==> flow/design.v <==
`timescale 1ns / 1ps
module button_debounce (
    input clk,        
    input rst,        
    input button_in,  
    output reg button_out  
);
    parameter integer DEBOUNCE_TIME = 200; 
    reg [19:0] counter;
    reg button_state;
    always @(posedge clk or posedge rst) begin
        if (rst) begin
            counter <= 0;
            button_state <= 0;
            button_out <= 0;
        end else begin
            if (button_in != button_state) begin
                counter <= counter + 1;
                if (counter >= DEBOUNCE_TIME) begin
                    button_state <= button_in;
                    button_out <= button_in;
                    counter <= 0;
                end
            end else begin
                counter <= 0;
            end
        end
    end
endmodule
`timescale 1ns / 1ps
module operatorremainder(
    input [35:0] n,
    output reg is_multiple
);
	parameter DIVISOR = 20000;
	reg [35:0] temp;
	reg [35:0] quotient;
	reg [35:0] remainder;
	integer i;
	always @(*) begin
        temp = n;
        quotient = 0;
        remainder = 0;
        for (i = 35; i >= 0; i = i - 1) begin
            quotient = (quotient << 1) | (temp[i] ? 1'b1 : 1'b0);
            if (quotient >= DIVISOR) begin
                quotient = quotient - DIVISOR;
                remainder = (remainder << 1) | 1'b1;
            end else begin
                remainder = (remainder << 1);
            end
        end
        is_multiple = (quotient == 0);
    end
endmodule
`timescale 1ns / 1ps
module ClockTest(
	input clk,
	input rst,
	input btn,
	output reg [6:0] seg,  
	output reg [3:0] an,
	output reg buttons_pressed, 
	output reg buttons_released 
);
	wire is_divisible;  
   reg [7:0] counter;  
   reg [35:0] cnt;	 
   wire buttons_out;
	reg buttons_out_prev;
   wire [6:0] segments [15:0];  
	reg [3:0] ones;  
   reg [3:0] tens;  
	reg [3:0] s_ones;  
	reg [3:0] s_tens;  
   reg [6:0] refresh_counter;  
   reg refresh_flag;	 
   reg [7:0] clk_display;  
      assign segments[0] = 7'b1000000;   
      assign segments[1] = 7'b1111001;   
      assign segments[2] = 7'b0100100;   
      assign segments[3] = 7'b0110000;   
      assign segments[4] = 7'b0011001;   
      assign segments[5] = 7'b0010010;   
      assign segments[6] = 7'b0000010;   
      assign segments[7] = 7'b1111000;   
      assign segments[8] = 7'b0000000;   
      assign segments[9] = 7'b0010000;   
      assign segments[10] = 7'b0001000;  
      assign segments[11] = 7'b0000011;  
      assign segments[12] = 7'b1000110;  
      assign segments[13] = 7'b0100001;  
      assign segments[14] = 7'b0000110;  
      assign segments[15] = 7'b0001110;  
   button_debounce debounce (
		.clk(clk),
		.rst(rst),
		.button_in(btn),
		.button_out(buttons_out)
   );
   operatorremainder remainder (
        .n(cnt),
        .is_multiple(is_divisible)
    );
   always @ (posedge clk or posedge rst) begin
      if (rst) begin  
         cnt <= 0;
         counter <= 0;
			ones <= 0;
			tens <= 0;
			s_ones <= 0;
			s_tens <= 0;
			clk_display <= 0;
			buttons_out_prev <= 0;
			buttons_pressed <= 0;
			buttons_released <= 0;
      end else begin
			if(cnt == 1_200_000 -1) begin 
				cnt <= 0;
				ones <= 0;
				tens <= 0;
				s_ones <= 0;
				s_tens <= 0;
				clk_display <= 0;
			end else begin
			if (is_divisible) begin 
				if(clk_display == 60) begin
					s_ones <= 0;
					s_tens <= 0;
				end else begin
					clk_display <= clk_display+1;
					if(s_ones == 9) begin
						s_ones <= 0;
						s_tens <= s_tens + 1;
					end else begin
						s_ones <= s_ones + 1;
					end
				end
			end
			buttons_out_prev <= buttons_out;
			buttons_pressed <= (buttons_out & ~buttons_out_prev);	  
			buttons_released <= (~buttons_out & buttons_out_prev);  
			if (buttons_pressed) begin
				if (ones == 9) begin
					ones <= 0;
					if (tens == 9) begin
						tens <= 0;
					end else begin
						tens <= tens + 1;
					end
				end else begin
				ones <= ones + 1;
				end
			end
			cnt <= cnt + 1;
         end   
      end
   end
	always @(posedge clk or posedge rst) begin
		if (rst) begin
			refresh_counter <= 0;
			refresh_flag <= 0;
		end else begin
		refresh_counter <= refresh_counter + 1;
		if (refresh_counter == 250) begin   
			refresh_counter <= 0;
			refresh_flag <= ~refresh_flag;
		end
		end
	end
	always @(posedge clk or posedge rst) begin
		if (rst) begin
			seg <= 7'b1111111;
			an <= 4'b1111;
		end else
		case (refresh_counter[6:5])
			2'b00: begin
				seg <= segments[ones];
				an <= 4'b1110; 
			end
			2'b01: begin
				seg <= segments[tens];
				an <= 4'b1101; 
			end
				2'b10: begin
				seg <= segments[s_ones];
				an <= 4'b1011; 
			end
				2'b11: begin
				seg <= segments[s_tens];
				an <= 4'b0111; 
			end
		endcase
end
endmodule
--- tool output ---
[From RTL to reports: ClockTest]
Module ClockTest before and after one edit of its RTL, step after step.
"original" refers to lines of the RTL above, "edited" to lines of the edited file.
"change": "edited" minus "original" as printed here.
Cell names lack the library's common part.
Not given: n/a
Inputs
  top module: ClockTest
  clock input: clk
  cell library: sky130hd
  corner: tt_025C_1v80

[The edit]
The edit as a unified diff against the file above.
The edit is scripted: it alters the design's behaviour and was not made to optimise anything.
begin of diff
@@ -59,9 +59,11 @@
 	input rst,
 	input btn,
-	output reg [6:0] seg,  
+	output reg [6:0] seg_out,  
 	output reg [3:0] an,
 	output reg buttons_pressed, 
 	output reg buttons_released 
 );
+	reg [6:0] seg;
+	always @(posedge clk) seg_out <= seg;
 	wire is_divisible;  
    reg [7:0] counter;  
end of diff

[Word level]
Yosys after proc, flatten, opt, wreduce and memory -nomap, before mapping. Memory bits, and registers merged into a memory's read port (data or address), are not among the register bits. Print and check cells are not counted. Equal cells are merged and count once.
Word-level totals
  register bits: original 102, edited 109, change +7
  word-level cells: original 314, edited 315, change +1
Cells by class
  add/subtract/negate cells: original 44, edited 44, change 0
  $lt $le $gt $ge: original 37, edited 37, change 0
  equal/unequal tests: original 67, edited 67, change 0
  mux-type cells: original 99, edited 99, change 0
  bitwise gates (word level): original 39, edited 39, change 0
  reduce/logical cells: original 14, edited 14, change 0
Operator kinds equal on both sides are left out: 39.

[Depth]
Depth = most cells in a row (Yosys ltp): at word level without a register or memory, in the mapped netlist without a sequential cell, where the memories' decode and read muxes count.
Depth
  word-level depth: original 111, edited 111, change 0
  ABC_AREA: original 0, edited 0
  gate-level depth with buffers: original 166, edited 166, change 0

[After synthesis]
Source: synth_stat.txt of the flow (Yosys; design flattened, memories mapped). It holds for the ABC_AREA given above (unset counts as 0); a run with the other value may have another netlist.
Cells by type
  nand2_1: original 389, edited 436, change +47
  o21ai_0: original 149, edited 194, change +45
  buf_6: original 10, edited 46, change +36
  buf_2: original 67, edited 33, change -34
  clkbuf_8: original 0, edited 31, change +31
  clkbuf_1: original 120, edited 95, change -25
  nor4_1: original 92, edited 67, change -25
  or4_1: original 46, edited 22, change -24
  inv_1: original 96, edited 118, change +22
  nor2_1: original 348, edited 368, change +20
  nor3_1: original 149, edited 169, change +20
  o21a_1: original 27, edited 47, change +20
  and2_1: original 60, edited 42, change -18
  nand2b_1: original 57, edited 39, change -18
  and2_2: original 0, edited 18, change +18
  and3_2: original 0, edited 17, change +17
  and4_1: original 30, edited 15, change -15
  o31a_1: original 26, edited 12, change -14
Cell types equal on both sides are left out: 17.
The list need not be complete.
Synthesis totals
  standard cells after synthesis: original 4269, edited 4599, change +330
  mapped area (um2): original 30112.6, edited 34490.6, change +4378.0
  area of sequential cells (um2): original 2566.2, edited 2706.3, change +140.1
  flip-flops: original 102, edited 109, change +7
  buffers: original 241, edited 248, change +7
The figures by module come from a second, unflattened synthesis with its own total; it is not the netlist above.
Second synthesis, totals
  cells (unflattened synthesis): original 4185, edited 4189, change +4
  area total of the unflattened synthesis (um2): original 29652.2, edited 29741.0, change +88.8
Each row is one instance without its submodules.
By module, original
  operatorremainder: instances 1, cells 3611, area 24234.5 um2, seq. area 0.0 um2
  ClockTest: instances 1, cells 516, area 4609.4 um2, seq. area 2040.7 um2
  button_debounce: instances 1, cells 58, area 808.3 um2, seq. area 525.5 um2
By module, edited
  operatorremainder: instances 1, cells 3611, area 24234.5 um2, seq. area 0.0 um2
  ClockTest: instances 1, cells 520, area 4698.3 um2, seq. area 2180.8 um2
  button_debounce: instances 1, cells 58, area 808.3 um2, seq. area 525.5 um2

[Timing after synthesis]
Path of least setup slack by OpenSTA after synthesis, without wires, with an ideal clock, recovery checks aside; 20% of the period is set as input and as output delay. Where synthesis merged equal registers, the netlist keeps one of their names.
Path post-synthesis
  path type: original register to register, edited register to register
  start: original register cnt[29], edited register cnt[29]
  end: original register s_tens[3], edited register s_ones[3]
  period (ns): original 50.0, edited 50.0, change 0.0
  time at the first pin (ns): original 0.000, edited 0.000, change 0.000
  arrival time (ns): original 35.456, edited 36.823, change +1.367
  setup slack (ns): original 14.466, edited 13.099, change -1.367
  path delay (ns): original 35.534, edited 36.900, change +1.366
  stages on the path: original 157, edited 154, change -3
  synthesis period reached (ns): original 35.534, edited 36.901, change +1.367
"path delay" is the arrival time less input delay plus setup time.
"stages on the path" counts driving pins, that of a launching flip-flop among them; a cell with two outputs on the path counts twice.
"synthesis period reached" is the clock period less the worst setup slack; recovery checks do not enter. This is arithmetic on one report: input and output delays are still those of the set period (20% each).
The rows between start and end are the longest chain of elaborated cells between them; the timing report does not say that the signal goes this way. Where chains are equally long, one stands for them.
A line is the first line of the expression or statement that the cell stems from. Yosys adds cells for indexed reads and writes and turns some case tables into memories.
A register here has more assigning lines than the two given.
Between the ends, post-synthesis, original
  cell sequence: dfrtp_1 -> buf_4 -> or4_1 -> buf_6 -> a21boi_4 -> inv_1 -> ha_1 -> o21ai_0 -> and3_1 -> o211ai_2 -> a21oi_1 -> buf_2 -> xnor2_1 -> inv_1 -> ha_1 -> nand2_1 -> nor3_1 -> a31o_2 -> (+121 left out) -> o32a_1 -> or4_1 -> or4b_1 -> and3_1 -> buf_6 -> buf_6 -> a211oi_1 -> xor2_1 -> or3b_2 -> nor4_4 -> a21oi_1 -> a2111oi_1 -> xnor2_1 -> or4_1 -> or3_1 -> buf_2 -> or4_1 -> a21oi_1
  length of the longest elaborated chain: 94
  elaborated cells on any way between the ends: 128
  RTL lines with such cells: 6
  classes of those cells: add/sub: 30; compare: 30; eq/ne: 1; mux: 33; logic: 30; reduce/logical: 4
RTL lines, path post-synthesis, original
  from (decl): line 68  | reg [35:0] cnt;
  from (assign): line 107  | cnt <= 0;
  from (assign): line 155  | cnt <= cnt + 1;
  two-way mux 1 bit: line 45  | quotient = (quotient << 1) | (temp[i] ? 1'b1 : 1'b0);
  bitwise OR 36 x 1 -> 36 bit: line 45
  subtractor 35 x 15 -> 35 bit: line 47  | quotient = quotient - DIVISOR;
  two-way mux 35 bit: line 46  | if (quotient >= DIVISOR) begin
  bitwise OR 36 x 1 -> 36 bit: line 45
  greater-or-equal comparator 36 x 15 -> 1 bit: line 46
  two-way mux 35 bit: line 46
  (+80 left out)
  two-way mux 35 bit: line 46
  bitwise OR 36 x 1 -> 36 bit: line 45
  greater-or-equal comparator 36 x 15 -> 1 bit: line 46
  two-way mux 36 bit: line 46
  logical NOT 36 bit: line 53  | is_multiple = (quotient == 0);
  two-way mux 4 bit: line 126  | if (is_divisible) begin
  two-way mux 4 bit: line 118  | if(cnt == 1_200_000 -1) begin
  to (assign): line 123  | s_tens <= 0;
  to (assign): line 134  | s_tens <= s_tens + 1;
  to (decl): line 75  | reg [3:0] s_tens;
Between the ends, post-synthesis, edited
  cell sequence: dfrtp_1 -> buf_6 -> or4_4 -> a21oi_1 -> inv_1 -> ha_1 -> nor4_1 -> a2bb2oi_2 -> o211ai_2 -> a21oi_4 -> buf_2 -> xnor2_1 -> inv_1 -> ha_1 -> nand2_1 -> o22ai_1 -> o31a_1 -> o211ai_2 -> (+118 left out) -> buf_6 -> a311oi_1 -> a21o_2 -> nor4b_1 -> nand4_2 -> a2111oi_4 -> buf_6 -> nor3_1 -> xnor2_1 -> or4_1 -> nor4b_2 -> nor4bb_1 -> xor2_1 -> or3_2 -> a2111o_1 -> buf_6 -> or4b_1 -> a21oi_1
  length of the longest elaborated chain: 94
  elaborated cells on any way between the ends: 126
  RTL lines with such cells: 6
  classes of those cells: add/sub: 30; compare: 30; eq/ne: 1; mux: 33; logic: 30; reduce/logical: 2
RTL lines, path post-synthesis, edited
  from (decl): line 70  | reg [35:0] cnt;
  from (assign): line 109  | cnt <= 0;
  from (assign): line 157  | cnt <= cnt + 1;
  two-way mux 1 bit: line 45  | quotient = (quotient << 1) | (temp[i] ? 1'b1 : 1'b0);
  bitwise OR 36 x 1 -> 36 bit: line 45
  subtractor 35 x 15 -> 35 bit: line 47  | quotient = quotient - DIVISOR;
  two-way mux 35 bit: line 46  | if (quotient >= DIVISOR) begin
  bitwise OR 36 x 1 -> 36 bit: line 45
  greater-or-equal comparator 36 x 15 -> 1 bit: line 46
  two-way mux 35 bit: line 46
  (+80 left out)
  two-way mux 35 bit: line 46
  bitwise OR 36 x 1 -> 36 bit: line 45
  greater-or-equal comparator 36 x 15 -> 1 bit: line 46
  two-way mux 36 bit: line 46
  logical NOT 36 bit: line 53  | is_multiple = (quotient == 0);
  two-way mux 4 bit: line 128  | if (is_divisible) begin
  two-way mux 4 bit: line 120  | if(cnt == 1_200_000 -1) begin
  to (assign): line 124  | s_ones <= 0;
  to (assign): line 138  | s_ones <= s_ones + 1;
  to (decl): line 76  | reg [3:0] s_ones;

[Worst path after layout]
From the final timing report of each run of set A: the path of least setup slack in the routed layout; clock arrival at registers is part of the times.
Path post-layout
  path type: original register to register, edited register to register
  start: original register cnt[28], edited register cnt[28]
  end: original register s_tens[3], edited register clk_display[7]
  period (ns): original 50.0, edited 50.0, change 0.0
  time at the first pin (ns): original 0.37, edited 0.38, change +0.01
  arrival time (ns): original 45.12, edited 44.76, change -0.36
  setup slack (ns): original 5.17, edited 5.54, change +0.37
  stages on the path: original 118, edited 135, change +17
The rows between start and end are the longest chain of elaborated cells between them; the timing report does not say that the signal goes this way. Where chains are equally long, one stands for them.
A register here has more assigning lines than the two given.
Between the ends, post-layout, original
  cell sequence: dfrtp_1 -> or4_1 -> a21boi_4 -> inv_1 -> ha_1 -> o21ai_1 -> and4_4 -> a21o_1 -> mux2i_1 -> o311ai_4 -> a21oi_4 -> xnor2_1 -> ha_1 -> nand2_1 -> o211ai_1 -> and3_1 -> o31ai_1 -> a21oi_1 -> (+82 left out) -> o2111a_1 -> and3_1 -> a21oi_1 -> o32a_1 -> or4_1 -> or4b_1 -> and3_1 -> a2111oi_0 -> xor2_1 -> nand4bb_1 -> or4_1 -> a21oi_1 -> a2111oi_1 -> xnor2_1 -> or4_1 -> or3_1 -> or4_1 -> a21oi_1
  length of the longest elaborated chain: 91
  elaborated cells on any way between the ends: 124
  RTL lines with such cells: 6
  classes of those cells: add/sub: 29; compare: 29; eq/ne: 1; mux: 32; logic: 29; reduce/logical: 4
RTL lines, path post-layout, original
  from (decl): line 68  | reg [35:0] cnt;
  from (assign): line 107  | cnt <= 0;
  from (assign): line 155  | cnt <= cnt + 1;
  two-way mux 1 bit: line 45  | quotient = (quotient << 1) | (temp[i] ? 1'b1 : 1'b0);
  bitwise OR 36 x 1 -> 36 bit: line 45
  subtractor 35 x 15 -> 35 bit: line 47  | quotient = quotient - DIVISOR;
  two-way mux 35 bit: line 46  | if (quotient >= DIVISOR) begin
  bitwise OR 36 x 1 -> 36 bit: line 45
  greater-or-equal comparator 36 x 15 -> 1 bit: line 46
  two-way mux 35 bit: line 46
  (+77 left out)
  two-way mux 35 bit: line 46
  bitwise OR 36 x 1 -> 36 bit: line 45
  greater-or-equal comparator 36 x 15 -> 1 bit: line 46
  two-way mux 36 bit: line 46
  logical NOT 36 bit: line 53  | is_multiple = (quotient == 0);
  two-way mux 4 bit: line 126  | if (is_divisible) begin
  two-way mux 4 bit: line 118  | if(cnt == 1_200_000 -1) begin
  to (assign): line 123  | s_tens <= 0;
  to (assign): line 134  | s_tens <= s_tens + 1;
  to (decl): line 75  | reg [3:0] s_tens;
Between the ends, post-layout, edited
  cell sequence: dfrtp_1 -> or4_4 -> a21oi_1 -> inv_1 -> ha_1 -> nor4_1 -> a2bb2oi_2 -> o211ai_2 -> a21oi_4 -> xnor2_1 -> inv_1 -> ha_1 -> a21oi_1 -> o2111ai_2 -> o31a_1 -> o211ai_2 -> a21oi_1 -> nor4_1 -> (+99 left out) -> and3_1 -> buf_4 -> a31oi_1 -> xnor2_1 -> or4b_1 -> nor4_4 -> a2111oi_4 -> buf_4 -> nor4b_1 -> xnor2_1 -> or4b_1 -> a2111oi_2 -> nand2_1 -> nor4_1 -> o2111ai_1 -> a2111o_1 -> or4_1 -> a21oi_1
  length of the longest elaborated chain: 91
  elaborated cells on any way between the ends: 124
  RTL lines with such cells: 6
  classes of those cells: add/sub: 29; compare: 29; eq/ne: 2; mux: 32; logic: 29; reduce/logical: 3
RTL lines, path post-layout, edited
  from (decl): line 70  | reg [35:0] cnt;
  from (assign): line 109  | cnt <= 0;
  from (assign): line 157  | cnt <= cnt + 1;
  two-way mux 1 bit: line 45  | quotient = (quotient << 1) | (temp[i] ? 1'b1 : 1'b0);
  bitwise OR 36 x 1 -> 36 bit: line 45
  subtractor 35 x 15 -> 35 bit: line 47  | quotient = quotient - DIVISOR;
  two-way mux 35 bit: line 46  | if (quotient >= DIVISOR) begin
  bitwise OR 36 x 1 -> 36 bit: line 45
  greater-or-equal comparator 36 x 15 -> 1 bit: line 46
  two-way mux 35 bit: line 46
  (+77 left out)
  two-way mux 35 bit: line 46
  bitwise OR 36 x 1 -> 36 bit: line 45
  greater-or-equal comparator 36 x 15 -> 1 bit: line 46
  two-way mux 36 bit: line 46
  logical NOT 36 bit: line 53  | is_multiple = (quotient == 0);
  two-way mux 8 bit: line 128  | if (is_divisible) begin
  two-way mux 8 bit: line 120  | if(cnt == 1_200_000 -1) begin
  to (assign): line 115  | clk_display <= 0;
  to (assign): line 133  | clk_display <= clk_display+1;
  to (decl): line 80  | reg [7:0] clk_display;

[Flow runs]
Runs of the flow (Yosys, OpenROAD) on both versions; the two runs of a pair have the same settings. The constraints put input and output delay at 20% of the set period each and load the outputs with 0.01 pF.
Flow settings, set A
  CORE_UTILIZATION: 40
  period_ns: 50
  CAP_MARGIN: 20
  CORE_MARGIN: 2
  SLEW_MARGIN: 20
Final reports, set A
  cell area after synthesis (um2): original 30112.6, edited 34490.6, change +4378.0
  die footprint (um2): original 77492.6, edited 88592.5, change +11099.9
  std-cell area (final layout) (um2): original 31013.5, edited 34867.2, change +3853.7
  post-route utilization: original 0.417, edited 0.409, change -0.008
  worst setup slack after layout (ns): original 5.169, edited 5.542, change +0.373
  sum of negative setup slack (ns): original 0.000, edited 0.000, change 0.000
  worst hold slack (ns): original 0.477, edited 0.396, change -0.081
  total power of the final layout (µW): original 210, edited 214, change +4
  period achieved (ns): original 44.831, edited 44.458, change -0.373
Flow settings, set B
  CORE_MARGIN: 10
  CORE_UTILIZATION: 34
  PLACE_DENSITY_LB_ADDON: 0.23
  SETUP_SLACK_MARGIN: 2.49
  period_ns: 56.8
  CAP_MARGIN: 20
  SLEW_MARGIN: 20
Final reports, set B
  cell area after synthesis (um2): original 30112.6, edited 34490.6, change +4378.0
  die footprint (um2): original 100870.0, edited 114582.0, change +13712.0
  std-cell area (final layout) (um2): original 31224.9, edited 35142.5, change +3917.6
  post-route utilization: original 0.354, edited 0.35, change -0.004
  worst setup slack after layout (ns): original 12.841, edited 12.620, change -0.221
  sum of negative setup slack (ns): original 0.000, edited 0.000, change 0.000
  worst hold slack (ns): original 0.474, edited 0.398, change -0.076
  total power of the final layout (µW): original 184, edited 186.3, change +2.3
  period achieved (ns): original 43.959, edited 44.180, change +0.221
By "period achieved" is meant the clock period of the run minus its worst setup slack. This is arithmetic on one report: input and output delays are still those of the set period (20% each).
"total power of the final layout": no workload was simulated; the value follows from the tool's default switching activity.
--- end ---
